==> flow/design.v <==
module rom
(
     clk_i
    ,rst_i
    ,pc_i
    ,w_rom_data_i
    ,w_rom_addr_i
    ,en_w_rom_i
    ,inst_o
);
    input clk_i;
    input rst_i;
    input [15:0] pc_i;
    input [31:0] w_rom_data_i;
    input [15:0] w_rom_addr_i;
    input en_w_rom_i; 
    output reg [31:0] inst_o;
reg [31:0] ROM[31:0];
integer row;
always @(posedge clk_i) begin
    if (rst_i == 1'b1) begin
        inst_o <= 32'b00010001010000000000000000000000;
        for(row = 0; row <= 31; row = row + 1)
            ROM[row] <= 32'b00010001010000000000000000000000;
    end
    else if (en_w_rom_i == 1'b1) begin
        inst_o <= 32'b00010001000000000000000000000000;
        ROM[w_rom_addr_i[4:0]] <= w_rom_data_i;
    end
    else begin
        inst_o <= ROM[pc_i[4:0]];
    end
end
endmodule
module ram
(
     clk_i
    ,rst_i
    ,en_w_ram_i
    ,w_ram_data_i
    ,w_ram_addr_i
    ,r_ram_addr_i
    ,r_ram_data_o
);
    input clk_i;
    input rst_i;
    input en_w_ram_i;
    input [7:0] w_ram_data_i;
    input [15:0] w_ram_addr_i;
    input [15:0] r_ram_addr_i;
    output reg [7:0] r_ram_data_o;
reg [7:0] RAM[31:0];
integer row;
always @(posedge clk_i) begin
    if (rst_i == 1'b1) begin
        r_ram_data_o <= 0;
        for(row = 0; row <= 31; row = row + 1)
            RAM[row] <= 0;
    end
    else if (en_w_ram_i == 1'b1) begin
        r_ram_data_o <= 0;
        RAM[w_ram_addr_i[4:0]] <= w_ram_data_i;
    end
    else begin
        r_ram_data_o <= RAM[r_ram_addr_i[4:0]];
    end
end
endmodule
module register
(
     clk_i
    ,rst_i
    ,en_w_reg_i
    ,w_reg_data_1_i
    ,w_reg_data_2_i
    ,w_reg_addr_1_i
    ,w_reg_addr_2_i
    ,r_reg_addr_1_i
    ,r_reg_addr_2_i
    ,r_reg_addr_3_i
    ,r_reg_addr_4_i
    ,r_reg_data_1_o
    ,r_reg_data_2_o
    ,r_reg_data_3_o
    ,r_reg_data_4_o
    ,reg_watcher_o
);
    input clk_i;
    input rst_i;
    input en_w_reg_i;
    input [7:0] w_reg_data_1_i;
    input [7:0] w_reg_data_2_i;
    input [4:0] w_reg_addr_1_i;
    input [4:0] w_reg_addr_2_i;
    input [4:0] r_reg_addr_1_i;
    input [4:0] r_reg_addr_2_i;
    input [4:0] r_reg_addr_3_i;
    input [4:0] r_reg_addr_4_i;
    output reg [7:0] r_reg_data_1_o;
    output reg [7:0] r_reg_data_2_o;
    output reg [7:0] r_reg_data_3_o;
    output reg [7:0] r_reg_data_4_o;
    output wire [7:0] reg_watcher_o;
reg [7:0] REG[31:0];  
integer row;
always @(posedge clk_i) begin
    if (rst_i == 1'b1) begin
        r_reg_data_1_o <= 0;
        r_reg_data_2_o <= 0;
        r_reg_data_3_o <= 0;
        r_reg_data_4_o <= 0;
        for(row = 0; row <= 31; row = row + 1)
            REG[row] <= 0;
    end
    else if (en_w_reg_i == 1'b1) begin
        r_reg_data_1_o <= 0;
        r_reg_data_2_o <= 0;
        r_reg_data_3_o <= 0;
        r_reg_data_4_o <= 0;
        REG[w_reg_addr_1_i] <= w_reg_data_1_i;
        REG[w_reg_addr_2_i] <= w_reg_data_2_i;
    end
    else begin
        r_reg_data_1_o <= REG[r_reg_addr_1_i];
        r_reg_data_2_o <= REG[r_reg_addr_2_i];
        r_reg_data_3_o <= REG[r_reg_addr_3_i];
        r_reg_data_4_o <= REG[r_reg_addr_4_i];
    end
end
assign reg_watcher_o = REG[5'd22];
endmodule
module inst_mode
(
     clk_i
    ,rst_i
    ,mode_sel_i
    ,imm_inst_i
    ,rom_inst_i
    ,inst_o
);
    input clk_i;
    input rst_i;
    input mode_sel_i;
    input [31:0] imm_inst_i;
    input [31:0] rom_inst_i;
    output [31:0] inst_o;
reg [1:0] bubble_counter;
always @(posedge clk_i) begin
    if (rst_i == 1'b1) begin
        bubble_counter <= 0;
    end
    else if(mode_sel_i == 1'b1) begin
        if (bubble_counter == 3) begin
            bubble_counter <= 0;
        end
        else begin
            bubble_counter <= bubble_counter + 1;
        end
    end
    else begin
        bubble_counter <= 0;
    end
end
assign inst_o = (bubble_counter == 0)?((mode_sel_i)?rom_inst_i:imm_inst_i):32'b00010001000000000000000000000000;
endmodule
module decode
(
     inst_i
    ,alu_o
    ,pc_o
    ,reg_o
    ,imm_o
    ,mem_o
    ,reg_addr_1_o
    ,reg_addr_2_o
    ,reg_addr_3_o
    ,reg_addr_4_o
    ,ram_addr_o
    ,imm_data_1_o
    ,imm_data_2_o
    ,npu_ram_addr_o
    ,npu_w_reg_addr_o
);
    input [31:0] inst_i;
    output [7:0] alu_o;
    output [1:0] pc_o;
    output [1:0] reg_o;
    output imm_o;
    output mem_o;
    output [4:0] reg_addr_1_o;
    output [4:0] reg_addr_2_o;
    output [4:0] reg_addr_3_o;
    output [4:0] reg_addr_4_o;
    output [15:0] ram_addr_o;
    output [7:0] imm_data_1_o;
    output [7:0] imm_data_2_o;
    output [7:0] npu_ram_addr_o;
    output [4:0] npu_w_reg_addr_o;
function [4:0] reg_addr_1;
    input [31:0] inst_i;
    case(inst_i[19])
        1'b1: begin
            case(inst_i[31:24])
                8'b00000001: reg_addr_1 = inst_i[9:5];
                8'b00000010: reg_addr_1 = inst_i[9:5];
                8'b00000101: reg_addr_1 = inst_i[9:5];
                8'b00000110: reg_addr_1 = inst_i[9:5];
                8'b00000111: reg_addr_1 = inst_i[9:5];
                8'b00001000: reg_addr_1 = inst_i[9:5];
                8'b00001001: reg_addr_1 = inst_i[9:5];
                8'b00001010: reg_addr_1 = inst_i[9:5];
                default: reg_addr_1 = 8'b00000000;
            endcase
        end
        1'b0: begin
            case(inst_i[31:24])
                8'b00000001: reg_addr_1 = inst_i[17:13];
                8'b00000010: reg_addr_1 = inst_i[17:13];
                8'b00000011: reg_addr_1 = inst_i[17:13];
                8'b00000100: reg_addr_1 = inst_i[17:13];
                8'b00000101: reg_addr_1 = inst_i[17:13];
                8'b00000110: reg_addr_1 = inst_i[17:13];
                8'b00000111: reg_addr_1 = inst_i[17:13];
                8'b00001000: reg_addr_1 = inst_i[17:13];
                8'b00001001: reg_addr_1 = inst_i[17:13];
                8'b00001010: reg_addr_1 = inst_i[17:13];            
                8'b00001011: reg_addr_1 = inst_i[17:13];
                8'b00001101: reg_addr_1 = inst_i[17:13];
                8'b00001110: reg_addr_1 = inst_i[17:13];
                8'b00001111: reg_addr_1 = inst_i[17:13];
                8'b00010000: reg_addr_1 = inst_i[17:13];
                8'b00010001: reg_addr_1 = 8'b00000000;
                8'b00010010:  reg_addr_1 = 5'd27;
                default: reg_addr_1 = 8'b00000000;
            endcase
        end
        default: reg_addr_1 = 8'b00000000;
    endcase
endfunction
function [4:0] reg_addr_2;
    input [31:0] inst_i;
    case(inst_i[19])
        1'b1: begin
            case(inst_i[31:24])
                8'b00000001: reg_addr_2 = inst_i[4:0];
                8'b00000010: reg_addr_2 = inst_i[4:0];
                8'b00000101: reg_addr_2 = inst_i[4:0];
                8'b00000110: reg_addr_2 = inst_i[4:0];
                8'b00001000: reg_addr_2 = inst_i[4:0];
                8'b00001001: reg_addr_2 = inst_i[4:0];
                default: reg_addr_2 = 8'b00000000;
            endcase
        end
        1'b0: begin
            case(inst_i[31:24])
                8'b00000001: reg_addr_2 = inst_i[12:8];
                8'b00000010: reg_addr_2 = inst_i[12:8];
                8'b00000011: reg_addr_2 = inst_i[12:8];
                8'b00000100: reg_addr_2 = inst_i[12:8];
                8'b00000101: reg_addr_2 = inst_i[12:8];
                8'b00000110: reg_addr_2 = inst_i[12:8];
                8'b00000111: reg_addr_2 = inst_i[12:8];
                8'b00001000: reg_addr_2 = inst_i[12:8];
                8'b00001001: reg_addr_2 = inst_i[12:8];
                8'b00001010: reg_addr_2 = inst_i[12:8];            
                8'b00001011: reg_addr_2 = inst_i[12:8];
                8'b00001101: reg_addr_2 = inst_i[12:8];
                8'b00001110: reg_addr_2 = inst_i[12:8];
                8'b00001111: reg_addr_2 = inst_i[12:8];
                8'b00010000: reg_addr_2 = inst_i[12:8];
                8'b00010001: reg_addr_2 = 8'b00000000;
                default: reg_addr_2 = 8'b00000000;
            endcase
        end
        default: reg_addr_2 = 8'b00000000;
    endcase
endfunction
function [4:0] reg_addr_3;
    input [31:0] inst_i;
    case(inst_i[19])
        1'b1: begin
            case(inst_i[31:24])
                default: reg_addr_3 = 8'b00000000;
            endcase
        end
        1'b0: begin
            case(inst_i[31:24])
                8'b00000001: reg_addr_3 = inst_i[7:3];
                8'b00000010: reg_addr_3 = inst_i[7:3];
                8'b00000011: reg_addr_3 = inst_i[7:3];
                8'b00000100: reg_addr_3 = 5'd24;
                8'b00000101: reg_addr_3 = inst_i[7:3];
                8'b00000110: reg_addr_3 = inst_i[7:3];
                8'b00001000: reg_addr_3 = inst_i[7:3];
                8'b00001001: reg_addr_3 = inst_i[7:3];           
                8'b00001011: reg_addr_3 = inst_i[7:3];
                8'b00001110: reg_addr_3 = 5'd30;
                8'b00001111: reg_addr_3 = 5'd30;
                8'b00010000: reg_addr_3 = inst_i[7:3];
                8'b00010001: reg_addr_3 = 8'b00000000;
                default: reg_addr_3 = 8'b00000000;
            endcase
        end
        default: reg_addr_3 = 8'b00000000;
    endcase
endfunction
function [4:0] reg_addr_4;
    input [31:0] inst_i;
    case(inst_i[19])
        1'b1: begin
            case(inst_i[31:24])
                default: reg_addr_4 = 8'b00000000;
            endcase
        end
        1'b0: begin
            case(inst_i[31:24])
                8'b00000100: reg_addr_4 = 5'd23;
                8'b00001110: reg_addr_4 = 5'd29;
                8'b00001111: reg_addr_4 = 5'd29;
                8'b00010001: reg_addr_4 = 8'b00000000;
                default: reg_addr_4 = 8'b00000000;
            endcase
        end
        default: reg_addr_4 = 8'b00000000;
    endcase
endfunction
function [7:0] imm_data_1;
    input [31:0]inst_i;
    case(inst_i[19])
        1'b1: begin
            case(inst_i[31:24])
                8'b00000001: imm_data_1 = inst_i[17:10];
                8'b00000010: imm_data_1 = inst_i[17:10];
                8'b00000101: imm_data_1 = inst_i[17:10];
                8'b00000110: imm_data_1 = inst_i[17:10];
                8'b00000111: imm_data_1 = inst_i[17:10];
                8'b00001000: imm_data_1 = inst_i[17:10];
                8'b00001001: imm_data_1 = inst_i[17:10];
                8'b00001010: imm_data_1 = inst_i[17:10];
                8'b00001100: imm_data_1 = inst_i[17:10];
                default: imm_data_1 = 8'b00000000;
            endcase
        end
        1'b0: begin
            case(inst_i[31:24])
                default: imm_data_1 = 8'b00000000;
            endcase
        end
        default: imm_data_1 = 8'b00000000;
    endcase
endfunction
function [7:0] imm_data_2;
    input [31:0]inst_i;
    case(inst_i[19])
        1'b1: begin
            case(inst_i[31:24])
                8'b00001100: imm_data_2 = inst_i[9:2];
                default: imm_data_2 = 8'b00000000;
            endcase
        end
        1'b0: begin
            case(inst_i[31:24])
                default: imm_data_2 = 8'b00000000;
            endcase
        end
        default: imm_data_2 = 8'b00000000;
    endcase
endfunction
assign alu_o = inst_i[31:24];
assign pc_o = inst_i[23:22];
assign reg_o = inst_i[21:20];
assign imm_o = inst_i[19];
assign mem_o = inst_i[18];
assign reg_addr_1_o = reg_addr_1(inst_i);
assign reg_addr_2_o = reg_addr_2(inst_i);
assign reg_addr_3_o = reg_addr_3(inst_i);
assign reg_addr_4_o = reg_addr_4(inst_i);
assign ram_addr_o = (alu_o == 8'b00001100)?inst_i[17:2]:8'b00000000;
assign imm_data_1_o = imm_data_1(inst_i);
assign imm_data_2_o = imm_data_2(inst_i);
assign npu_ram_addr_o = inst_i[17:10];
assign npu_w_reg_addr_o = inst_i[9:5];
endmodule
module inst_buffer
(
     clk_i
    ,rst_i
    ,alu_i
    ,pc_i
    ,reg_i
    ,imm_i
    ,mem_i
    ,reg_addr_1_i
    ,reg_addr_2_i
    ,reg_addr_3_i
    ,reg_addr_4_i
    ,ram_addr_i
    ,imm_data_1_i
    ,imm_data_2_i
    ,npu_ram_addr_i
    ,npu_w_reg_addr_i
    ,alu_o
    ,pc_o
    ,reg_o
    ,imm_o
    ,mem_o
    ,reg_addr_1_o
    ,reg_addr_2_o
    ,reg_addr_3_o
    ,reg_addr_4_o
    ,ram_addr_o
    ,imm_data_1_o
    ,imm_data_2_o
    ,npu_ram_addr_o
    ,npu_w_reg_addr_o
);
    input clk_i;
    input rst_i;
    input [7:0] alu_i;
    input [1:0] pc_i;
    input [1:0] reg_i;
    input imm_i;
    input mem_i;
    input [4:0] reg_addr_1_i;
    input [4:0] reg_addr_2_i;
    input [4:0] reg_addr_3_i;
    input [4:0] reg_addr_4_i;
    input [15:0] ram_addr_i;
    input [7:0] imm_data_1_i;
    input [7:0] imm_data_2_i;
    input [7:0] npu_ram_addr_i;
    input [4:0] npu_w_reg_addr_i;
    output reg [7:0] alu_o;
    output reg [1:0] pc_o;
    output reg [1:0] reg_o;
    output reg imm_o;
    output reg mem_o;
    output reg [4:0] reg_addr_1_o;
    output reg [4:0] reg_addr_2_o;
    output reg [4:0] reg_addr_3_o;
    output reg [4:0] reg_addr_4_o;
    output reg [15:0] ram_addr_o;
    output reg [7:0] imm_data_1_o;
    output reg [7:0] imm_data_2_o;
    output reg [7:0] npu_ram_addr_o;
    output reg [4:0] npu_w_reg_addr_o;
always @(posedge clk_i) begin
    if (rst_i == 1'b1) begin
        alu_o <= 0;
        pc_o <= 0;
        reg_o <= 0;
        imm_o <= 0;
        mem_o <= 0;
        reg_addr_1_o <= 0;
        reg_addr_2_o <= 0;
        reg_addr_3_o <= 0;
        reg_addr_4_o <= 0;
        ram_addr_o <= 0;
        npu_ram_addr_o <= 0;
        npu_w_reg_addr_o <= 0;
    end
    else begin
        alu_o <= alu_i;
        pc_o <= pc_i;
        reg_o <= reg_i;
        imm_o <= imm_i;
        mem_o <= mem_i;
        reg_addr_1_o <= reg_addr_1_i;
        reg_addr_2_o <= reg_addr_2_i;
        reg_addr_3_o <= reg_addr_3_i;
        reg_addr_4_o <= reg_addr_4_i;
        ram_addr_o <= ram_addr_i;
        imm_data_1_o <= imm_data_1_i;
        imm_data_2_o <= imm_data_2_i;
        npu_ram_addr_o <= npu_ram_addr_i;
        npu_w_reg_addr_o <= npu_w_reg_addr_i;
    end
end
endmodule
module alu
(
     clk_i
    ,rst_i
    ,mode_sel_i
    ,alu_i
    ,pc_i
    ,reg_i
    ,imm_i
    ,mem_i
    ,reg_addr_1_i
    ,reg_addr_2_i
    ,reg_addr_3_i
    ,reg_addr_4_i
    ,ram_addr_i
    ,imm_data_1_i
    ,imm_data_2_i
    ,r_ram_data_i
    ,r_reg_data_1_i
    ,r_reg_data_2_i
    ,r_reg_data_3_i
    ,r_reg_data_4_i
    ,r_pc_data_i
    ,en_w_reg_o
    ,en_w_ram_o
    ,w_ram_data_o
    ,w_ram_addr_o
    ,w_reg_data_1_o
    ,w_reg_data_2_o
    ,w_reg_addr_1_o
    ,w_reg_addr_2_o
    ,w_pc_data_o
);
    input clk_i;
    input rst_i;
    input mode_sel_i;
    input [7:0] alu_i;
    input [1:0] pc_i;
    input [1:0] reg_i;
    input imm_i;
    input mem_i;
    input [4:0] reg_addr_1_i;
    input [4:0] reg_addr_2_i;
    input [4:0] reg_addr_3_i;
    input [4:0] reg_addr_4_i;
    input [15:0] ram_addr_i;
    input [7:0] imm_data_1_i;
    input [7:0] imm_data_2_i;
    input [7:0] r_ram_data_i;
    input [7:0] r_reg_data_1_i;
    input [7:0] r_reg_data_2_i;
    input [7:0] r_reg_data_3_i;
    input [7:0] r_reg_data_4_i;
    input [15:0] r_pc_data_i;
    output reg en_w_reg_o;
    output reg en_w_ram_o;
    output reg [7:0] w_ram_data_o;
    output reg [15:0] w_ram_addr_o;
    output reg [7:0] w_reg_data_1_o;
    output reg [7:0] w_reg_data_2_o;
    output reg [4:0] w_reg_addr_1_o;
    output reg [4:0] w_reg_addr_2_o;
    output reg [15:0] w_pc_data_o;
wire [15:0] mul_imm_rslt;
wire [15:0] mul_reg_rslt;
wire [15:0] div_rslt;
assign mul_imm_rslt = r_reg_data_1_i * imm_data_1_i;
assign mul_reg_rslt = r_reg_data_1_i * r_reg_data_2_i;
assign div_rslt = ({r_reg_data_1_i, r_reg_data_2_i} == 16'd0) ? 16'hFFFF :
                  {r_reg_data_3_i, r_reg_data_4_i}/{r_reg_data_1_i, r_reg_data_2_i};
always @(posedge clk_i) begin
    if (rst_i == 1'b1) begin
        en_w_reg_o <= 0;
        en_w_ram_o <= 0;
        w_ram_data_o <= 0;
        w_ram_addr_o <= 0;
        w_reg_data_1_o <= 0;
        w_reg_data_2_o <= 0;
        w_reg_addr_1_o <= 0;
        w_reg_addr_2_o <= 0;
        w_pc_data_o <= 0;
    end
    else begin
        case(alu_i)
            8'b00000001: begin
                if (imm_i == 1'b1) begin
                    if (imm_data_1_i[7] == 1 && r_reg_data_1_i[7] == 1) begin
                        w_reg_addr_1_o <= reg_addr_2_i;
                        w_reg_addr_2_o <= 5'd26;
                        w_reg_data_1_o <= imm_data_1_i + r_reg_data_1_i;
                        w_reg_data_2_o <= 8'b11111111;
                    end
                    else begin
                        w_reg_addr_1_o <= reg_addr_2_i;
                        w_reg_addr_2_o <= 5'd26;
                        w_reg_data_1_o <= imm_data_1_i + r_reg_data_1_i;
                        w_reg_data_2_o <= 8'b00000000;
                    end
                end
                else begin
                    if (r_reg_data_2_i[7] == 1 && r_reg_data_1_i[7] == 1) begin
                        w_reg_addr_1_o <= reg_addr_3_i;
                        w_reg_addr_2_o <= 5'd26;
                        w_reg_data_1_o <= r_reg_data_2_i + r_reg_data_1_i;
                        w_reg_data_2_o <= 8'b11111111;
                    end
                    else begin
                        w_reg_addr_1_o <= reg_addr_3_i;
                        w_reg_addr_2_o <= 5'd26;
                        w_reg_data_1_o <= r_reg_data_2_i + r_reg_data_1_i;
                        w_reg_data_2_o <= 8'b00000000;
                    end
                end
                en_w_reg_o <= 1;
                en_w_ram_o <= 0;
                w_ram_data_o <= 0;
                w_ram_addr_o <= 0;
                if (mode_sel_i == 1'b0) begin
                    w_pc_data_o <= r_pc_data_i;
                end
                else begin
                    if (r_pc_data_i >= 31) begin
                        w_pc_data_o <= 0;
                    end
                    else begin
                        w_pc_data_o <= r_pc_data_i + 1;
                    end
                end
            end
            8'b00000010: begin
                if (imm_i == 1'b1) begin
                    w_reg_addr_1_o <= reg_addr_2_i;
                    w_reg_addr_2_o <= 5'd25;
                    w_reg_data_1_o <= r_reg_data_1_i - imm_data_1_i;
                    if (imm_data_1_i <= r_reg_data_1_i) begin
                        w_reg_data_2_o <= 8'b00000000;
                    end
                    else begin
                        w_reg_data_2_o <= 8'b11111111;
                    end
                end
                else begin
                    w_reg_addr_1_o <= reg_addr_3_i;
                    w_reg_addr_2_o <= 5'd25;
                    w_reg_data_1_o <= r_reg_data_1_i - r_reg_data_2_i;
                    if (r_reg_data_2_i <= r_reg_data_1_i) begin
                        w_reg_data_2_o <= 8'b00000000;
                    end
                    else begin
                        w_reg_data_2_o <= 8'b11111111;
                    end
                end
                en_w_reg_o <= 1;
                en_w_ram_o <= 0;
                w_ram_data_o <= 0;
                w_ram_addr_o <= 0;
                if (mode_sel_i == 1'b0) begin
                    w_pc_data_o <= r_pc_data_i;
                end
                else begin
                    if (r_pc_data_i >= 31) begin
                        w_pc_data_o <= 0;
                    end
                    else begin
                        w_pc_data_o <= r_pc_data_i + 1;
                    end
                end
            end
            8'b00000011: begin
                if (imm_i == 1'b1) begin
                    w_reg_addr_1_o <= 5'd24;
                    w_reg_addr_2_o <= 5'd23;
                    w_reg_data_1_o <= mul_imm_rslt[15:8];
                    w_reg_data_2_o <= mul_imm_rslt[7:0];
                end
                else begin
                    w_reg_addr_1_o <= 5'd24;
                    w_reg_addr_2_o <= 5'd23;
                    w_reg_data_1_o <= mul_reg_rslt[15:8];
                    w_reg_data_2_o <= mul_reg_rslt[7:0];
                end
                en_w_reg_o <= 1;
                en_w_ram_o <= 0;
                w_ram_data_o <= 0;
                w_ram_addr_o <= 0;
                if (mode_sel_i == 1'b0) begin
                    w_pc_data_o <= r_pc_data_i;
                end
                else begin
                    if (r_pc_data_i >= 31) begin
                        w_pc_data_o <= 0;
                    end
                    else begin
                        w_pc_data_o <= r_pc_data_i + 1;
                    end
                end
            end
            8'b00000100: begin
                if (imm_i == 1'b1) begin
                    en_w_reg_o <= 0;
                    en_w_ram_o <= 0;
                    w_ram_data_o <= 0;
                    w_ram_addr_o <= 0;
                    w_reg_data_1_o <= 0;
                    w_reg_data_2_o <= 0;
                    w_reg_addr_1_o <= 0;
                    w_reg_addr_2_o <= 0;
                end
                else begin
                    w_reg_addr_1_o <= 5'd24;
                    w_reg_addr_2_o <= 5'd23;
                    w_reg_data_1_o <= div_rslt[15:8];
                    w_reg_data_2_o <= div_rslt[7:0];
                end
                en_w_reg_o <= 1;
                en_w_ram_o <= 0;
                w_ram_data_o <= 0;
                w_ram_addr_o <= 0;
                if (mode_sel_i == 1'b0) begin
                    w_pc_data_o <= r_pc_data_i;
                end
                else begin
                    if (r_pc_data_i >= 31) begin
                        w_pc_data_o <= 0;
                    end
                    else begin
                        w_pc_data_o <= r_pc_data_i + 1;
                    end
                end
            end
            8'b00000101: begin
                if (imm_i == 1'b1) begin
                    w_reg_addr_1_o <= reg_addr_2_i;
                    w_reg_data_1_o <= imm_data_1_i & r_reg_data_1_i;
                end
                else begin
                    w_reg_addr_1_o <= reg_addr_3_i;
                    w_reg_data_1_o <= r_reg_data_2_i & r_reg_data_1_i;
                end
                w_reg_addr_2_o <= 5'd0;
                w_reg_data_2_o <= 8'b00000000;
                en_w_reg_o <= 1;
                en_w_ram_o <= 0;
                w_ram_data_o <= 0;
                w_ram_addr_o <= 0;
                if (mode_sel_i == 1'b0) begin
                    w_pc_data_o <= r_pc_data_i;
                end
                else begin
                    if (r_pc_data_i >= 31) begin
                        w_pc_data_o <= 0;
                    end
                    else begin
                        w_pc_data_o <= r_pc_data_i + 1;
                    end
                end
            end
            8'b00000110: begin
                if (imm_i == 1'b1) begin
                    w_reg_addr_1_o <= reg_addr_2_i;
                    w_reg_data_1_o <= imm_data_1_i | r_reg_data_1_i;
                end
                else begin
                    w_reg_addr_1_o <= reg_addr_3_i;
                    w_reg_data_1_o <= r_reg_data_2_i | r_reg_data_1_i;
                end
                w_reg_addr_2_o <= 5'd0;
                w_reg_data_2_o <= 8'b00000000;
                en_w_reg_o <= 1;
                en_w_ram_o <= 0;
                w_ram_data_o <= 0;
                w_ram_addr_o <= 0;
                if (mode_sel_i == 1'b0) begin
                    w_pc_data_o <= r_pc_data_i;
                end
                else begin
                    if (r_pc_data_i >= 31) begin
                        w_pc_data_o <= 0;
                    end
                    else begin
                        w_pc_data_o <= r_pc_data_i + 1;
                    end
                end
            end
            8'b00000111: begin
                if (imm_i == 1'b1) begin
                    w_reg_addr_1_o <= reg_addr_1_i;
                    w_reg_data_1_o <= ~ imm_data_1_i;
                end
                else begin
                    w_reg_addr_1_o <= reg_addr_2_i;
                    w_reg_data_1_o <= ~ r_reg_data_1_i;
                end
                w_reg_addr_2_o <= 5'd0;
                w_reg_data_2_o <= 8'b00000000;
                en_w_reg_o <= 1;
                en_w_ram_o <= 0;
                w_ram_data_o <= 0;
                w_ram_addr_o <= 0;
                if (mode_sel_i == 1'b0) begin
                    w_pc_data_o <= r_pc_data_i;
                end
                else begin
                    if (r_pc_data_i >= 31) begin
                        w_pc_data_o <= 0;
                    end
                    else begin
                        w_pc_data_o <= r_pc_data_i + 1;
                    end
                end
            end
            8'b00001000: begin
                if (imm_i == 1'b1) begin
                    w_reg_addr_1_o <= reg_addr_2_i;
                    w_reg_data_1_o <= r_reg_data_1_i >> imm_data_1_i;
                end
                else begin
                    w_reg_addr_1_o <= reg_addr_3_i;
                    w_reg_data_1_o <= r_reg_data_1_i >> r_reg_data_2_i;
                end
                w_reg_addr_2_o <= 5'd0;
                w_reg_data_2_o <= 8'b00000000;
                en_w_reg_o <= 1;
                en_w_ram_o <= 0;
                w_ram_data_o <= 0;
                w_ram_addr_o <= 0;
                if (mode_sel_i == 1'b0) begin
                    w_pc_data_o <= r_pc_data_i;
                end
                else begin
                    if (r_pc_data_i >= 31) begin
                        w_pc_data_o <= 0;
                    end
                    else begin
                        w_pc_data_o <= r_pc_data_i + 1;
                    end
                end
            end
            8'b00001001: begin
                if (imm_i == 1'b1) begin
                    w_reg_addr_1_o <= reg_addr_2_i;
                    w_reg_data_1_o <= r_reg_data_1_i << imm_data_1_i;
                end
                else begin
                    w_reg_addr_1_o <= reg_addr_3_i;
                    w_reg_data_1_o <= r_reg_data_1_i << r_reg_data_2_i;
                end
                w_reg_addr_2_o <= 5'd0;
                w_reg_data_2_o <= 8'b00000000;
                en_w_reg_o <= 1;
                en_w_ram_o <= 0;
                w_ram_data_o <= 0;
                w_ram_addr_o <= 0;
                if (mode_sel_i == 1'b0) begin
                    w_pc_data_o <= r_pc_data_i;
                end
                else begin
                    if (r_pc_data_i >= 31) begin
                        w_pc_data_o <= 0;
                    end
                    else begin
                        w_pc_data_o <= r_pc_data_i + 1;
                    end
                end
            end
            8'b00001010: begin
                if (imm_i == 1'b1) begin
                    w_reg_addr_1_o <= reg_addr_1_i;
                    w_reg_data_1_o <= imm_data_1_i;
                end
                else begin
                    w_reg_addr_1_o <= reg_addr_2_i;
                    w_reg_data_1_o <= r_reg_data_1_i;
                end
                w_reg_addr_2_o <= 5'd0;
                w_reg_data_2_o <= 8'b00000000;
                en_w_reg_o <= 1;
                en_w_ram_o <= 0;
                w_ram_data_o <= 0;
                w_ram_addr_o <= 0;
                if (mode_sel_i == 1'b0) begin
                    w_pc_data_o <= r_pc_data_i;
                end
                else begin
                    if (r_pc_data_i >= 31) begin
                        w_pc_data_o <= 0;
                    end
                    else begin
                        w_pc_data_o <= r_pc_data_i + 1;
                    end
                end
            end
            8'b00001011: begin
                if (imm_i == 1'b1) begin
                    en_w_reg_o <= 0;
                    en_w_ram_o <= 0;
                    w_ram_data_o <= 0;
                    w_ram_addr_o <= 0;
                    w_reg_data_1_o <= 0;
                    w_reg_data_2_o <= 0;
                    w_reg_addr_1_o <= 0;
                    w_reg_addr_2_o <= 0;
                end
                else begin
                    w_reg_addr_1_o <= 5'd0;
                    w_reg_data_1_o <= 8'b00000000;
                    w_reg_addr_2_o <= 5'd0;
                    w_reg_data_2_o <= 8'b00000000;
                    en_w_reg_o <= 0;
                    en_w_ram_o <= 1;
                    w_ram_data_o <= r_reg_data_1_i;
                    w_ram_addr_o <= {r_reg_data_2_i,r_reg_data_3_i};
                end
                if (mode_sel_i == 1'b0) begin
                    w_pc_data_o <= r_pc_data_i;
                end
                else begin
                    if (r_pc_data_i >= 31) begin
                        w_pc_data_o <= 0;
                    end
                    else begin
                        w_pc_data_o <= r_pc_data_i + 1;
                    end
                end
            end
            8'b00001100: begin
                if (imm_i == 1'b1) begin
                    en_w_reg_o <= 1;
                    en_w_ram_o <= 0;
                    w_ram_data_o <= 0;
                    w_ram_addr_o <= 0;
                    w_reg_data_1_o <= r_ram_data_i;
                    w_reg_data_2_o <= 5'd0;
                    w_reg_addr_1_o <= 5'd28;
                    w_reg_addr_2_o <= 8'b00000000;
                end
                else begin
                    en_w_reg_o <= 0;
                    en_w_ram_o <= 0;
                    w_ram_data_o <= 0;
                    w_ram_addr_o <= 0;
                    w_reg_data_1_o <= 0;
                    w_reg_data_2_o <= 0;
                    w_reg_addr_1_o <= 0;
                    w_reg_addr_2_o <= 0;
                end
                if (mode_sel_i == 1'b0) begin
                    w_pc_data_o <= r_pc_data_i;
                end
                else begin
                    if (r_pc_data_i >= 31) begin
                        w_pc_data_o <= 0;
                    end
                    else begin
                        w_pc_data_o <= r_pc_data_i + 1;
                    end
                end
            end
            8'b00001101: begin
                if (imm_i == 1'b1) begin
                    en_w_reg_o <= 0;
                    en_w_ram_o <= 0;
                    w_ram_data_o <= 0;
                    w_ram_addr_o <= 0;
                    w_reg_data_1_o <= 0;
                    w_reg_data_2_o <= 0;
                    w_reg_addr_1_o <= 0;
                    w_reg_addr_2_o <= 0;
                    w_pc_data_o <= r_pc_data_i + 1;
                end
                else begin
                    w_pc_data_o <= {r_reg_data_1_i,r_reg_data_2_i};
                end
            end
            8'b00001110: begin
                if (imm_i == 1'b1) begin
                    en_w_reg_o <= 0;
                    en_w_ram_o <= 0;
                    w_ram_data_o <= 0;
                    w_ram_addr_o <= 0;
                    w_reg_data_1_o <= 0;
                    w_reg_data_2_o <= 0;
                    w_reg_addr_1_o <= 0;
                    w_reg_addr_2_o <= 0;
                    w_pc_data_o <= r_pc_data_i + 1;
                end
                else begin
                    if (r_reg_data_1_i == r_reg_data_2_i) begin
                        w_pc_data_o <= {r_reg_data_3_i,r_reg_data_4_i};
                    end
                    else begin
                        w_pc_data_o <= r_pc_data_i + 1;
                    end
                end
            end
            8'b00001111: begin
                if (imm_i == 1'b1) begin
                    en_w_reg_o <= 0;
                    en_w_ram_o <= 0;
                    w_ram_data_o <= 0;
                    w_ram_addr_o <= 0;
                    w_reg_data_1_o <= 0;
                    w_reg_data_2_o <= 0;
                    w_reg_addr_1_o <= 0;
                    w_reg_addr_2_o <= 0;
                    w_pc_data_o <= r_pc_data_i + 1;
                end
                else begin
                    if (r_reg_data_1_i != r_reg_data_2_i) begin
                        w_pc_data_o <= {r_reg_data_3_i,r_reg_data_4_i};
                    end
                    else begin
                        w_pc_data_o <= r_pc_data_i + 1;
                    end
                end
            end
            8'b00010000: begin
                if (imm_i == 1'b1) begin
                    en_w_reg_o <= 0;
                    w_reg_data_1_o <= 0;
                    w_reg_data_2_o <= 0;
                    w_reg_addr_1_o <= 0;
                    w_reg_addr_2_o <= 0;
                end
                else begin
                    en_w_reg_o <= 1;
                    w_reg_data_1_o <= (r_reg_data_1_i > r_reg_data_2_i)?r_reg_data_1_i:r_reg_data_2_i;
                    w_reg_data_2_o <= (r_reg_data_1_i > r_reg_data_2_i)?8'b11111111:8'b00000000;
                    w_reg_addr_1_o <= r_reg_data_3_i;
                    w_reg_addr_2_o <= 5'd31;
                end
                en_w_ram_o <= 0;
                w_ram_data_o <= 0;
                w_ram_addr_o <= 0;
                if (mode_sel_i == 1'b0) begin
                    w_pc_data_o <= r_pc_data_i;
                end
                else begin
                    if (r_pc_data_i >= 31) begin
                        w_pc_data_o <= 0;
                    end
                    else begin
                        w_pc_data_o <= r_pc_data_i + 1;
                    end
                end
            end
            8'b00010001: begin
                en_w_ram_o <= 0;
                en_w_reg_o <= 0;
                w_ram_data_o <= 0;
                w_ram_addr_o <= 0;
                w_reg_data_1_o <= 0;
                w_reg_data_2_o <= 0;
                w_reg_addr_1_o <= 0;
                w_reg_addr_2_o <= 0;
                if (pc_i == 2'b00 || pc_i == 2'b11 || mode_sel_i == 1'b0) begin
                    w_pc_data_o <= r_pc_data_i;
                end
                else begin
                    if (r_pc_data_i >= 31) begin
                        w_pc_data_o <= 0;
                    end
                    else begin
                        w_pc_data_o <= r_pc_data_i + 1;
                    end
                end
            end
            8'b00010010: begin  
                if (imm_i == 1'b1) begin
                    en_w_reg_o <= 0;
                    en_w_ram_o <= 0;
                    w_ram_data_o <= 0;
                    w_ram_addr_o <= 0;
                    w_reg_data_1_o <= 0;
                    w_reg_data_2_o <= 0;
                    w_reg_addr_1_o <= 0;
                    w_reg_addr_2_o <= 0;
                    if (mode_sel_i == 1'b0) begin
                        w_pc_data_o <= r_pc_data_i;
                    end
                    else begin
                        if (r_pc_data_i >= 31) begin
                            w_pc_data_o <= 0;
                        end
                        else begin
                            w_pc_data_o <= r_pc_data_i + 1;
                        end
                    end
                end
                else begin
                    en_w_reg_o <= 0;
                    en_w_ram_o <= 0;
                    w_ram_data_o <= 0;
                    w_ram_addr_o <= 0;
                    w_reg_data_1_o <= 0;
                    w_reg_data_2_o <= 0;
                    w_reg_addr_1_o <= 0;
                    w_reg_addr_2_o <= 0;
                    if (mode_sel_i == 1'b0) begin
                        w_pc_data_o <= r_pc_data_i;
                    end
                    else begin
                        if (r_pc_data_i >= 31) begin
                            w_pc_data_o <= 0;
                        end
                        else begin
                            w_pc_data_o <= r_pc_data_i + 1;
                        end
                    end
                end
            end
            default: begin
                en_w_ram_o <= 0;
                en_w_reg_o <= 0;
                w_ram_data_o <= 0;
                w_ram_addr_o <= 0;
                w_reg_data_1_o <= 0;
                w_reg_data_2_o <= 0;
                w_reg_addr_1_o <= 0;
                w_reg_addr_2_o <= 0;
                if (mode_sel_i == 1'b0) begin
                    w_pc_data_o <= r_pc_data_i;
                end
                else begin
                    if (r_pc_data_i >= 31) begin
                        w_pc_data_o <= 0;
                    end
                    else begin
                        w_pc_data_o <= r_pc_data_i + 1;
                    end
                end
            end
        endcase
    end
end
endmodule
module isc_cpu_top
(
     clk_i
    ,rst_i
    ,rst_rom_i
    ,mode_sel_i
    ,en_w_rom_i
    ,w_rom_addr_i
    ,w_rom_data_i
    ,instruction_i
    ,reg_watcher_o
    ,pc_o
    ,wb_en_o
    ,wb_addr_1_o
    ,wb_data_1_o
    ,wb_addr_2_o
    ,wb_data_2_o
);
    input clk_i;
    input rst_i;
    input rst_rom_i;
    input mode_sel_i;
    input en_w_rom_i;
    input [15:0] w_rom_addr_i;
    input [31:0] w_rom_data_i;
    input [31:0] instruction_i;
    output [7:0] reg_watcher_o;
    output [15:0] pc_o;
    output wb_en_o;
    output [4:0] wb_addr_1_o;
    output [7:0] wb_data_1_o;
    output [4:0] wb_addr_2_o;
    output [7:0] wb_data_2_o;
wire [15:0] pc_s30;
wire [1:0] pc_sgin_s12;
wire [1:0] pc_sgin_s23;
wire [31:0] rom_inst_s12;
wire [31:0] inst_s12;
wire [7:0] alu_s12;
wire [1:0] reg_s12;
wire imm_s12;
wire mem_s12;
wire [4:0] r_reg_addr_1_s12;
wire [4:0] r_reg_addr_2_s12;
wire [4:0] r_reg_addr_3_s12;
wire [4:0] r_reg_addr_4_s12;
wire [15:0] r_ram_addr_s12;
wire [7:0] imm_data_1_s12;
wire [7:0] imm_data_2_s12;
wire [7:0] npu_ram_addr_s12;
wire [4:0] npu_w_reg_addr_s12;
wire [7:0] alu_s23;
wire [1:0] reg_s23;
wire imm_s23;
wire mem_s23;
wire [4:0] r_reg_addr_1_s23;
wire [4:0] r_reg_addr_2_s23;
wire [4:0] r_reg_addr_3_s23;
wire [4:0] r_reg_addr_4_s23;
wire [15:0] r_ram_addr_s23;
wire [7:0] imm_data_1_s23;
wire [7:0] imm_data_2_s23;
wire [7:0] npu_ram_addr_s23;
wire [4:0] npu_w_reg_addr_s23;
wire [7:0] r_reg_data_1;
wire [7:0] r_reg_data_2;
wire [7:0] r_reg_data_3;
wire [7:0] r_reg_data_4;
wire [7:0] r_ram_data;
wire en_w_reg;
wire en_w_ram;
wire [7:0] w_ram_data;
wire [15:0] w_ram_addr;
wire [7:0] w_reg_data_1;
wire [7:0] w_reg_data_2;
wire [4:0] w_reg_addr_1;
wire [4:0] w_reg_addr_2;
rom rom(
     .clk_i(clk_i)
    ,.rst_i(rst_rom_i)
    ,.pc_i(pc_s30)
    ,.w_rom_data_i(w_rom_data_i)
    ,.w_rom_addr_i(w_rom_addr_i)
    ,.en_w_rom_i(en_w_rom_i)
    ,.inst_o(rom_inst_s12)
);
inst_mode inst_mode(
     .clk_i(clk_i)
    ,.rst_i(rst_i)
    ,.mode_sel_i(mode_sel_i)
    ,.imm_inst_i(instruction_i)
    ,.rom_inst_i(rom_inst_s12)
    ,.inst_o(inst_s12)
);
decode decode(
     .inst_i(inst_s12)
    ,.alu_o(alu_s12)
    ,.pc_o(pc_sgin_s12)
    ,.reg_o(reg_s12)
    ,.imm_o(imm_s12)
    ,.mem_o(mem_s12)
    ,.reg_addr_1_o(r_reg_addr_1_s12)
    ,.reg_addr_2_o(r_reg_addr_2_s12)
    ,.reg_addr_3_o(r_reg_addr_3_s12)
    ,.reg_addr_4_o(r_reg_addr_4_s12)
    ,.ram_addr_o(r_ram_addr_s12)
    ,.imm_data_1_o(imm_data_1_s12)
    ,.imm_data_2_o(imm_data_2_s12)
    ,.npu_ram_addr_o(npu_ram_addr_s12)
    ,.npu_w_reg_addr_o(npu_w_reg_addr_s12)
);
ram ram(
     .clk_i(clk_i)
    ,.rst_i(rst_i)
    ,.en_w_ram_i(en_w_ram)
    ,.w_ram_data_i(w_ram_data)
    ,.w_ram_addr_i(w_ram_addr)
    ,.r_ram_addr_i(r_ram_addr_s12)
    ,.r_ram_data_o(r_ram_data)
);
register register(
     .clk_i(clk_i)
    ,.rst_i(rst_i)
    ,.en_w_reg_i(en_w_reg)
    ,.w_reg_data_1_i(w_reg_data_1)
    ,.w_reg_data_2_i(w_reg_data_2)
    ,.w_reg_addr_1_i(w_reg_addr_1)
    ,.w_reg_addr_2_i(w_reg_addr_2)
    ,.r_reg_addr_1_i(r_reg_addr_1_s12)
    ,.r_reg_addr_2_i(r_reg_addr_2_s12)
    ,.r_reg_addr_3_i(r_reg_addr_3_s12)
    ,.r_reg_addr_4_i(r_reg_addr_4_s12)
    ,.r_reg_data_1_o(r_reg_data_1)
    ,.r_reg_data_2_o(r_reg_data_2)
    ,.r_reg_data_3_o(r_reg_data_3)
    ,.r_reg_data_4_o(r_reg_data_4)
    ,.reg_watcher_o(reg_watcher_o)
);
inst_buffer inst_buffer(
     .clk_i(clk_i)
    ,.rst_i(rst_i)
    ,.alu_i(alu_s12)
    ,.pc_i(pc_sgin_s12)
    ,.reg_i(reg_s12)
    ,.imm_i(imm_s12)
    ,.mem_i(mem_s12)
    ,.reg_addr_1_i(r_reg_addr_1_s12)
    ,.reg_addr_2_i(r_reg_addr_2_s12)
    ,.reg_addr_3_i(r_reg_addr_3_s12)
    ,.reg_addr_4_i(r_reg_addr_4_s12)
    ,.ram_addr_i(r_ram_addr_s12)
    ,.imm_data_1_i(imm_data_1_s12)
    ,.imm_data_2_i(imm_data_2_s12)
    ,.npu_ram_addr_i(npu_ram_addr_s12)
    ,.npu_w_reg_addr_i(npu_w_reg_addr_s12)
    ,.alu_o(alu_s23)
    ,.pc_o(pc_sgin_s23)
    ,.reg_o(reg_s23)
    ,.imm_o(imm_s23)
    ,.mem_o(mem_s23)
    ,.reg_addr_1_o(r_reg_addr_1_s23)
    ,.reg_addr_2_o(r_reg_addr_2_s23)
    ,.reg_addr_3_o(r_reg_addr_3_s23)
    ,.reg_addr_4_o(r_reg_addr_4_s23)
    ,.ram_addr_o(r_ram_addr_s23)
    ,.imm_data_1_o(imm_data_1_s23)
    ,.imm_data_2_o(imm_data_2_s23)
    ,.npu_ram_addr_o(npu_ram_addr_s23)
    ,.npu_w_reg_addr_o(npu_w_reg_addr_s23)
);
alu alu(
     .clk_i(clk_i)
    ,.rst_i(rst_i)
    ,.mode_sel_i(mode_sel_i)
    ,.alu_i(alu_s23)
    ,.pc_i(pc_sgin_s23)
    ,.reg_i(reg_s23)
    ,.imm_i(imm_s23)
    ,.mem_i(mem_s23)
    ,.reg_addr_1_i(r_reg_addr_1_s23)
    ,.reg_addr_2_i(r_reg_addr_2_s23)
    ,.reg_addr_3_i(r_reg_addr_3_s23)
    ,.reg_addr_4_i(r_reg_addr_4_s23)
    ,.ram_addr_i(r_ram_addr_s23)
    ,.imm_data_1_i(imm_data_1_s23)
    ,.imm_data_2_i(imm_data_2_s23)
    ,.r_ram_data_i(r_ram_data)
    ,.r_reg_data_1_i(r_reg_data_1)
    ,.r_reg_data_2_i(r_reg_data_2)
    ,.r_reg_data_3_i(r_reg_data_3)
    ,.r_reg_data_4_i(r_reg_data_4)
    ,.r_pc_data_i(pc_s30)
    ,.en_w_reg_o(en_w_reg)
    ,.en_w_ram_o(en_w_ram)
    ,.w_ram_data_o(w_ram_data)
    ,.w_ram_addr_o(w_ram_addr)
    ,.w_reg_data_1_o(w_reg_data_1)
    ,.w_reg_data_2_o(w_reg_data_2)
    ,.w_reg_addr_1_o(w_reg_addr_1)
    ,.w_reg_addr_2_o(w_reg_addr_2)
    ,.w_pc_data_o(pc_s30)
);
assign pc_o = pc_s30;
assign wb_en_o = en_w_reg;
assign wb_addr_1_o = w_reg_addr_1;
assign wb_data_1_o = w_reg_data_1;
assign wb_addr_2_o = w_reg_addr_2;
assign wb_data_2_o = w_reg_data_2;
endmodule
# Reports on isc_cpu_top
# What the tools print for isc_cpu_top, step after step.
# Line numbers count from 1 in the design file above.
# The mark - stands for no value.
dict set report design {
  top_module {isc_cpu_top}
  clock_port {clk_i}
  cell_library {sky130hd}
  pvt_corner {tt_025C_1v80}
}

# Word-level counts
# Counts by Yosys on the flattened word-level netlist (proc, flatten, opt, wreduce; memories kept). Print and check cells are left out.
# Yosys's memory passes give these memory sizes; they may raise the number of words (mostly to a power of two), join words into wider ones and drop unused or constant bits.
dict set report word_totals {
  ram_bits 1536
  inputBits 85
  register_bits 125
  out_inout_bits 51
  n_memories 3
}
dict set report op_classes {
  reduce_logical 24
  n_eq 40
  muxes 98
  n_shift 4
  n_logic 9
  n_mul 2
  n_cmp 4
  div_mod_pow 1
  add_sub_neg 6
}
# memory size width line_no
set mem_list {}
lappend mem_list {rom.ROM 32 32 18} ;# reg [31:0] ROM[31:0];
lappend mem_list {ram.RAM 32 8 52} ;# reg [7:0] RAM[31:0];
lappend mem_list {register.REG 32 8 104} ;# reg [7:0] REG[31:0];
# op n
set op_table {}
lappend op_table {{divider 16 x 16 -> 16 bit} 1}
lappend op_table {{multiplier 8 x 8 -> 16 bit} 2}
lappend op_table {{two-way mux 8 bit} 32}
lappend op_table {{two-way mux 16 bit} 9}
lappend op_table {{equality test 8 x 4 -> 1 bit (second input constant)} 16}
lappend op_table {{two-way mux 32 bit} 4}
lappend op_table {{two-way mux 5 bit} 24}
lappend op_table {{case mux 8 bit (select 13 bit)} 1}
lappend op_table {{case mux 5 bit (select 2 bit)} 7}
lappend op_table {{equality test 8 x 3 -> 1 bit (second input constant)} 8}
lappend op_table {{case mux 16 bit (select 4 bit)} 1}
lappend op_table {{case mux 8 bit (select 6 bit)} 1}
lappend op_table {{case mux 5 bit (select 7 bit)} 1}
lappend op_table {{equality test 8 x 2 -> 1 bit (second input constant)} 4}
lappend op_table {{equality test 8 x 5 -> 1 bit (second input constant)} 4}
lappend op_table {{case mux 8 bit (select 2 bit)} 2}
lappend op_table {{case mux 5 bit (select 6 bit)} 1}
lappend op_table {{two-way mux 23 bit} 1}
lappend op_table {{OR reduction 9 bit} 2}
lappend op_table {{adder 16 x 1 -> 16 bit (second input constant)} 1}
lappend op_table {{greater-or-equal comparator 16 x 5 -> 1 bit (second input constant)} 1}
lappend op_table {{zero test 16 bit} 1}
lappend op_table {{equality test 8 x 1 -> 1 bit (second input constant)} 2}
lappend op_table {{adder 8 bit} 2}
lappend op_table {{subtractor 8 bit} 2}
lappend op_table {{<= comparator 8 bit} 2}
lappend op_table {{AND 8 bit} 2}
lappend op_table {{OR 8 bit} 2}
# Other operator kinds: 26; their cells: 52.

# Depth
# Longest topological path by Yosys (ltp), each cell counted once; first at word level (registers and memories cut), then after technology mapping (sequential cells cut; the memories' decode and read muxes count).
dict set report logic_depth {
  word_depth 7
  ABC_AREA 0
  ltp_mapped 138
  mapped_depth_nobuf 128
}

# After synthesis
# Source: synth_stat.txt of the flow (Yosys; design flattened, memories mapped). It holds for the ABC_AREA given above (unset counts as 0); a run with the other value may have another netlist.
# Totals and module areas in this step are rounded.
dict set report mapped {
  yosys_area_um2 92200
  flip_flops 1607
  stdcells 7887
  sequential_area_um2 46700
}
# type n area_total_um2
set by_type {}
lappend by_type {sky130_fd_sc_hd__edfxtp_1 1448 4.35E+04}
lappend by_type {sky130_fd_sc_hd__and2_1 1114 6.97E+03}
lappend by_type {sky130_fd_sc_hd__mux4_2 295 6.64E+03}
lappend by_type {sky130_fd_sc_hd__mux2i_1 429 4.29E+03}
lappend by_type {sky130_fd_sc_hd__ha_1 260 3253.12}
lappend by_type {sky130_fd_sc_hd__dfxtp_1 159 3.18E+03}
lappend by_type {sky130_fd_sc_hd__a22o_1 280 2.45E+03}
lappend by_type {sky130_fd_sc_hd__nand2_1 576 2.16E+03}
lappend by_type {sky130_fd_sc_hd__clkbuf_1 545 2.05E+03}
lappend by_type {sky130_fd_sc_hd__fa_1 75 1501.44}
lappend by_type {sky130_fd_sc_hd__nor2_1 396 1.49E+03}
lappend by_type {sky130_fd_sc_hd__nand3_1 220 1.1E+03}
lappend by_type {sky130_fd_sc_hd__or3_1 165 1032.24}
lappend by_type {sky130_fd_sc_hd__o21ai_0 184 920.883}
lappend by_type {sky130_fd_sc_hd__a21oi_1 171 855.821}
lappend by_type {sky130_fd_sc_hd__a211oi_1 104 780.749}
lappend by_type {sky130_fd_sc_hd__inv_1 185 694.416}
lappend by_type {sky130_fd_sc_hd__mux2_2 58 653.126}
# Not listed: further types 72, cells in them 1223.
# By module: a second synthesis without flattening, with its own total; a netlist apart from the flattened one above.
dict set report unflattened {
  hier_cells 7750
  area_unflattened_um2 101000
}
# Rows give one instance, submodules left out.
# mod n_inst mod_area_um2 seq_area_um2 n_cells
set modules {}
lappend modules {rom 1 47100 31400 2880}
lappend modules {register 1 20400 8330 1387}
lappend modules {alu 1 17300 1360 2327}
lappend modules {ram 1 12300 7850 789}
lappend modules {inst_buffer 1 2340 1740 150}
lappend modules {decode 1 907 0.0 138}
lappend modules {inst_mode 1 698 40.0 79}
lappend modules {isc_cpu_top 1 0.0 0.0 0}

# Path before layout
# Path of least setup slack by OpenSTA after synthesis, without wires, with an ideal clock, recovery checks aside; 20% of the period is set as input and as output delay. Where synthesis merged equal registers, the netlist keeps one of their names.
dict set report synth_timing {
  kind {reg-to-reg}
  from {register register.r_reg_data_2_o[0]}
  to {register alu.w_reg_data_2_o[0]}
  path_delay_ns 27.284
  period_ns 40.0
  path_slack_ns 12.716
  setup_time_ns 0.157
  driving_pins 125
  t_first_pin_ns 0.000
  arrival_time_ns 27.127
  n_path_buf 10
  synth_period_reached_ns 27.284
}
# "path_delay_ns" is the arrival time less input delay plus setup time.
# "driving_pins": output pins that drive a net of the path, with the launching flip-flop's if there is one; two outputs of one cell count as two.
# "synth_period_reached_ns" = period - worst setup slack (recovery checks aside). The figure is calculated, with input and output delays left at 20% of the set period.
# The rows between start and end are the longest chain of elaborated cells between them; the timing report does not say that the signal goes this way. Where chains are equally long, one stands for them.
# Each line given opens the expression or statement behind the cell; cells for indexed reads and writes are added by Yosys, which also makes memories of some case tables.
# At most two assigning lines are given for a register; there are more.
dict set report synth_via {
  cell_sequence {sky130_fd_sc_hd__dfxtp_1 -> sky130_fd_sc_hd__clkinv_1 -> sky130_fd_sc_hd__ha_1 -> sky130_fd_sc_hd__nor4b_1 -> sky130_fd_sc_hd__o21bai_1 -> sky130_fd_sc_hd__o21ai_0 -> sky130_fd_sc_hd__ha_1 -> sky130_fd_sc_hd__o21a_1 -> sky130_fd_sc_hd__o21a_1 -> sky130_fd_sc_hd__nand2_1 -> sky130_fd_sc_hd__mux2_2 -> sky130_fd_sc_hd__ha_1 -> sky130_fd_sc_hd__or4b_2 -> sky130_fd_sc_hd__a21oi_1 -> sky130_fd_sc_hd__o21ai_0 -> sky130_fd_sc_hd__a21boi_0 -> sky130_fd_sc_hd__ha_1 -> sky130_fd_sc_hd__o21ai_0 -> (+89 left out) -> sky130_fd_sc_hd__nand3_1 -> sky130_fd_sc_hd__nand4_1 -> sky130_fd_sc_hd__a31oi_1 -> sky130_fd_sc_hd__and2_1 -> sky130_fd_sc_hd__o21ai_1 -> sky130_fd_sc_hd__nand2_1 -> sky130_fd_sc_hd__o21a_1 -> sky130_fd_sc_hd__ha_1 -> sky130_fd_sc_hd__a21o_1 -> sky130_fd_sc_hd__a21o_1 -> sky130_fd_sc_hd__a21o_1 -> sky130_fd_sc_hd__a21oi_1 -> sky130_fd_sc_hd__nor2b_1 -> sky130_fd_sc_hd__o21ai_0 -> sky130_fd_sc_hd__nand2_1 -> sky130_fd_sc_hd__nor3_1 -> sky130_fd_sc_hd__a21o_1 -> sky130_fd_sc_hd__a31oi_1}
  elab_chain_len 4
  cells_between 13
  classes_between {mul: 1; div: 1; compare: 2; mux: 8; reduce/logical: 1}
}
# item line_no
set synth_rtl {}
lappend synth_rtl {{from (decl)} 100} ;# output reg [7:0] r_reg_data_2_o;
lappend synth_rtl {{divider 16 x 16 -> 16 bit} 549} ;# {r_reg_data_3_i, r_reg_data_4_i}/{r_reg_data_1_i, r_reg_data_2_i};
lappend synth_rtl {{two-way mux 16 bit} 548} ;# assign div_rslt = ({r_reg_data_1_i, r_reg_data_2_i} == 16'd0) ? 16'hFFFF :
lappend synth_rtl {{two-way mux 8 bit} 678} ;# if (imm_i == 1'b1) begin
lappend synth_rtl {{case mux 8 bit (select 6 bit)} 563} ;# case(alu_i)
lappend synth_rtl {{to (assign)} 653} ;# w_reg_data_2_o <= mul_imm_rslt[7:0];
lappend synth_rtl {{to (assign)} 659} ;# w_reg_data_2_o <= mul_reg_rslt[7:0];
lappend synth_rtl {{to (decl)} 539} ;# output reg [7:0] w_reg_data_2_o;

# Worst path after layout
# Path of least setup slack in the final report of run 1 (OpenROAD, finished layout, wires in). Where an end is a register, its clock arrival counts in the times.
dict set report layout_timing {
  kind {reg-to-reg}
  from {register register.r_reg_data_1_o[6]}
  to {register alu.w_reg_data_2_o[0]}
  path_slack_ns 16.66
  arrival_time_ns 33.94
  n_path_buf 2
  period_ns 49.9
  t_first_pin_ns 0.83
  driving_pins 114
  setup_time_ns 0.14
}
# The rows between start and end are the longest chain of elaborated cells between them; the timing report does not say that the signal goes this way. Where chains are equally long, one stands for them.
# At most two assigning lines are given for a register; there are more.
dict set report layout_via {
  cell_sequence {sky130_fd_sc_hd__dfxtp_1 -> sky130_fd_sc_hd__buf_4 -> sky130_fd_sc_hd__nor4_1 -> sky130_fd_sc_hd__nand3_1 -> sky130_fd_sc_hd__o21ai_0 -> sky130_fd_sc_hd__o21ai_0 -> sky130_fd_sc_hd__ha_1 -> sky130_fd_sc_hd__o21a_1 -> sky130_fd_sc_hd__o21a_1 -> sky130_fd_sc_hd__nand2_1 -> sky130_fd_sc_hd__mux2_2 -> sky130_fd_sc_hd__ha_1 -> sky130_fd_sc_hd__o21bai_1 -> sky130_fd_sc_hd__a21oi_1 -> sky130_fd_sc_hd__nand2_1 -> sky130_fd_sc_hd__mux2_2 -> sky130_fd_sc_hd__ha_1 -> sky130_fd_sc_hd__o21ai_0 -> (+78 left out) -> sky130_fd_sc_hd__nand3_1 -> sky130_fd_sc_hd__nand4_1 -> sky130_fd_sc_hd__a31oi_1 -> sky130_fd_sc_hd__and2_1 -> sky130_fd_sc_hd__o21ai_1 -> sky130_fd_sc_hd__nand2_1 -> sky130_fd_sc_hd__o21a_1 -> sky130_fd_sc_hd__ha_1 -> sky130_fd_sc_hd__a21o_1 -> sky130_fd_sc_hd__a21o_1 -> sky130_fd_sc_hd__a21o_1 -> sky130_fd_sc_hd__a21oi_1 -> sky130_fd_sc_hd__nor2b_1 -> sky130_fd_sc_hd__o21ai_0 -> sky130_fd_sc_hd__nand2_1 -> sky130_fd_sc_hd__nor3_1 -> sky130_fd_sc_hd__a21o_1 -> sky130_fd_sc_hd__a31oi_1}
  elab_chain_len 4
  cells_between 13
  classes_between {div: 1; compare: 3; mux: 8; reduce/logical: 1}
}
# item line_no
set layout_rtl {}
lappend layout_rtl {{from (decl)} 99} ;# output reg [7:0] r_reg_data_1_o;
lappend layout_rtl {{divider 16 x 16 -> 16 bit} 549} ;# {r_reg_data_3_i, r_reg_data_4_i}/{r_reg_data_1_i, r_reg_data_2_i};
lappend layout_rtl {{two-way mux 16 bit} 548} ;# assign div_rslt = ({r_reg_data_1_i, r_reg_data_2_i} == 16'd0) ? 16'hFFFF :
lappend layout_rtl {{two-way mux 8 bit} 678} ;# if (imm_i == 1'b1) begin
lappend layout_rtl {{case mux 8 bit (select 6 bit)} 563} ;# case(alu_i)
lappend layout_rtl {{to (assign)} 653} ;# w_reg_data_2_o <= mul_imm_rslt[7:0];
lappend layout_rtl {{to (assign)} 659} ;# w_reg_data_2_o <= mul_reg_rslt[7:0];
lappend layout_rtl {{to (decl)} 539} ;# output reg [7:0] w_reg_data_2_o;

# isc_cpu_top through Yosys and OpenROAD on sky130hd: 2 stored runs, unordered, with their settings and measured results. The constraints put input and output delay at 20% of the set period each and load the outputs with 0.01 pF.
# "clock_period_reached_ns" is the run's clock period less its worst setup slack. It is reckoned from that one timing run; input and output delays stay at 20% of the period that was set.
# "worst_path_allowed_less_slack_ns" is the time allowed to the run's worst setup path (the clock period less input and output delay, where it has them) less its slack. Clock arrival times count: a late capture clock shortens it, a late launch clock lengthens it.
# The measured numbers are rounded.
run="run 1" settings CORE_UTILIZATION=40 PLACE_DENSITY=0.6 period_ns=49.9 CAP_MARGIN=20 CORE_MARGIN=2 SLEW_MARGIN=20
run="run 1" results post_synth_area_um2=92200 setup_worst_slack_ns=16.7 timing.hold.ws_ns=0.471 design_die_area_um2=234000 fin_tns_ns=0.000 worst_path_allowed_less_slack_ns=33.24 worst_path_kind="reg-to-reg" finalUtil_pct=44.3 clock_period_reached_ns=33.244
run="run 2" settings CELL_PAD_IN_SITES_DETAIL_PLACEMENT=2 CELL_PAD_IN_SITES_GLOBAL_PLACEMENT=0 CORE_MARGIN=4 CORE_UTILIZATION=69 CTS_CLUSTER_DIAMETER=239 CTS_CLUSTER_SIZE=44 GPL_ROUTABILITY_DRIVEN=1 GPL_TIMING_DRIVEN=1 MAX_ROUTING_LAYER="met5" PLACE_DENSITY_LB_ADDON=0.11 SLEW_MARGIN=25 TNS_END_PERCENT=15 period_ns=24.9 CAP_MARGIN=20
run="run 2" outcome="no final report: placement broke off with a tool error"
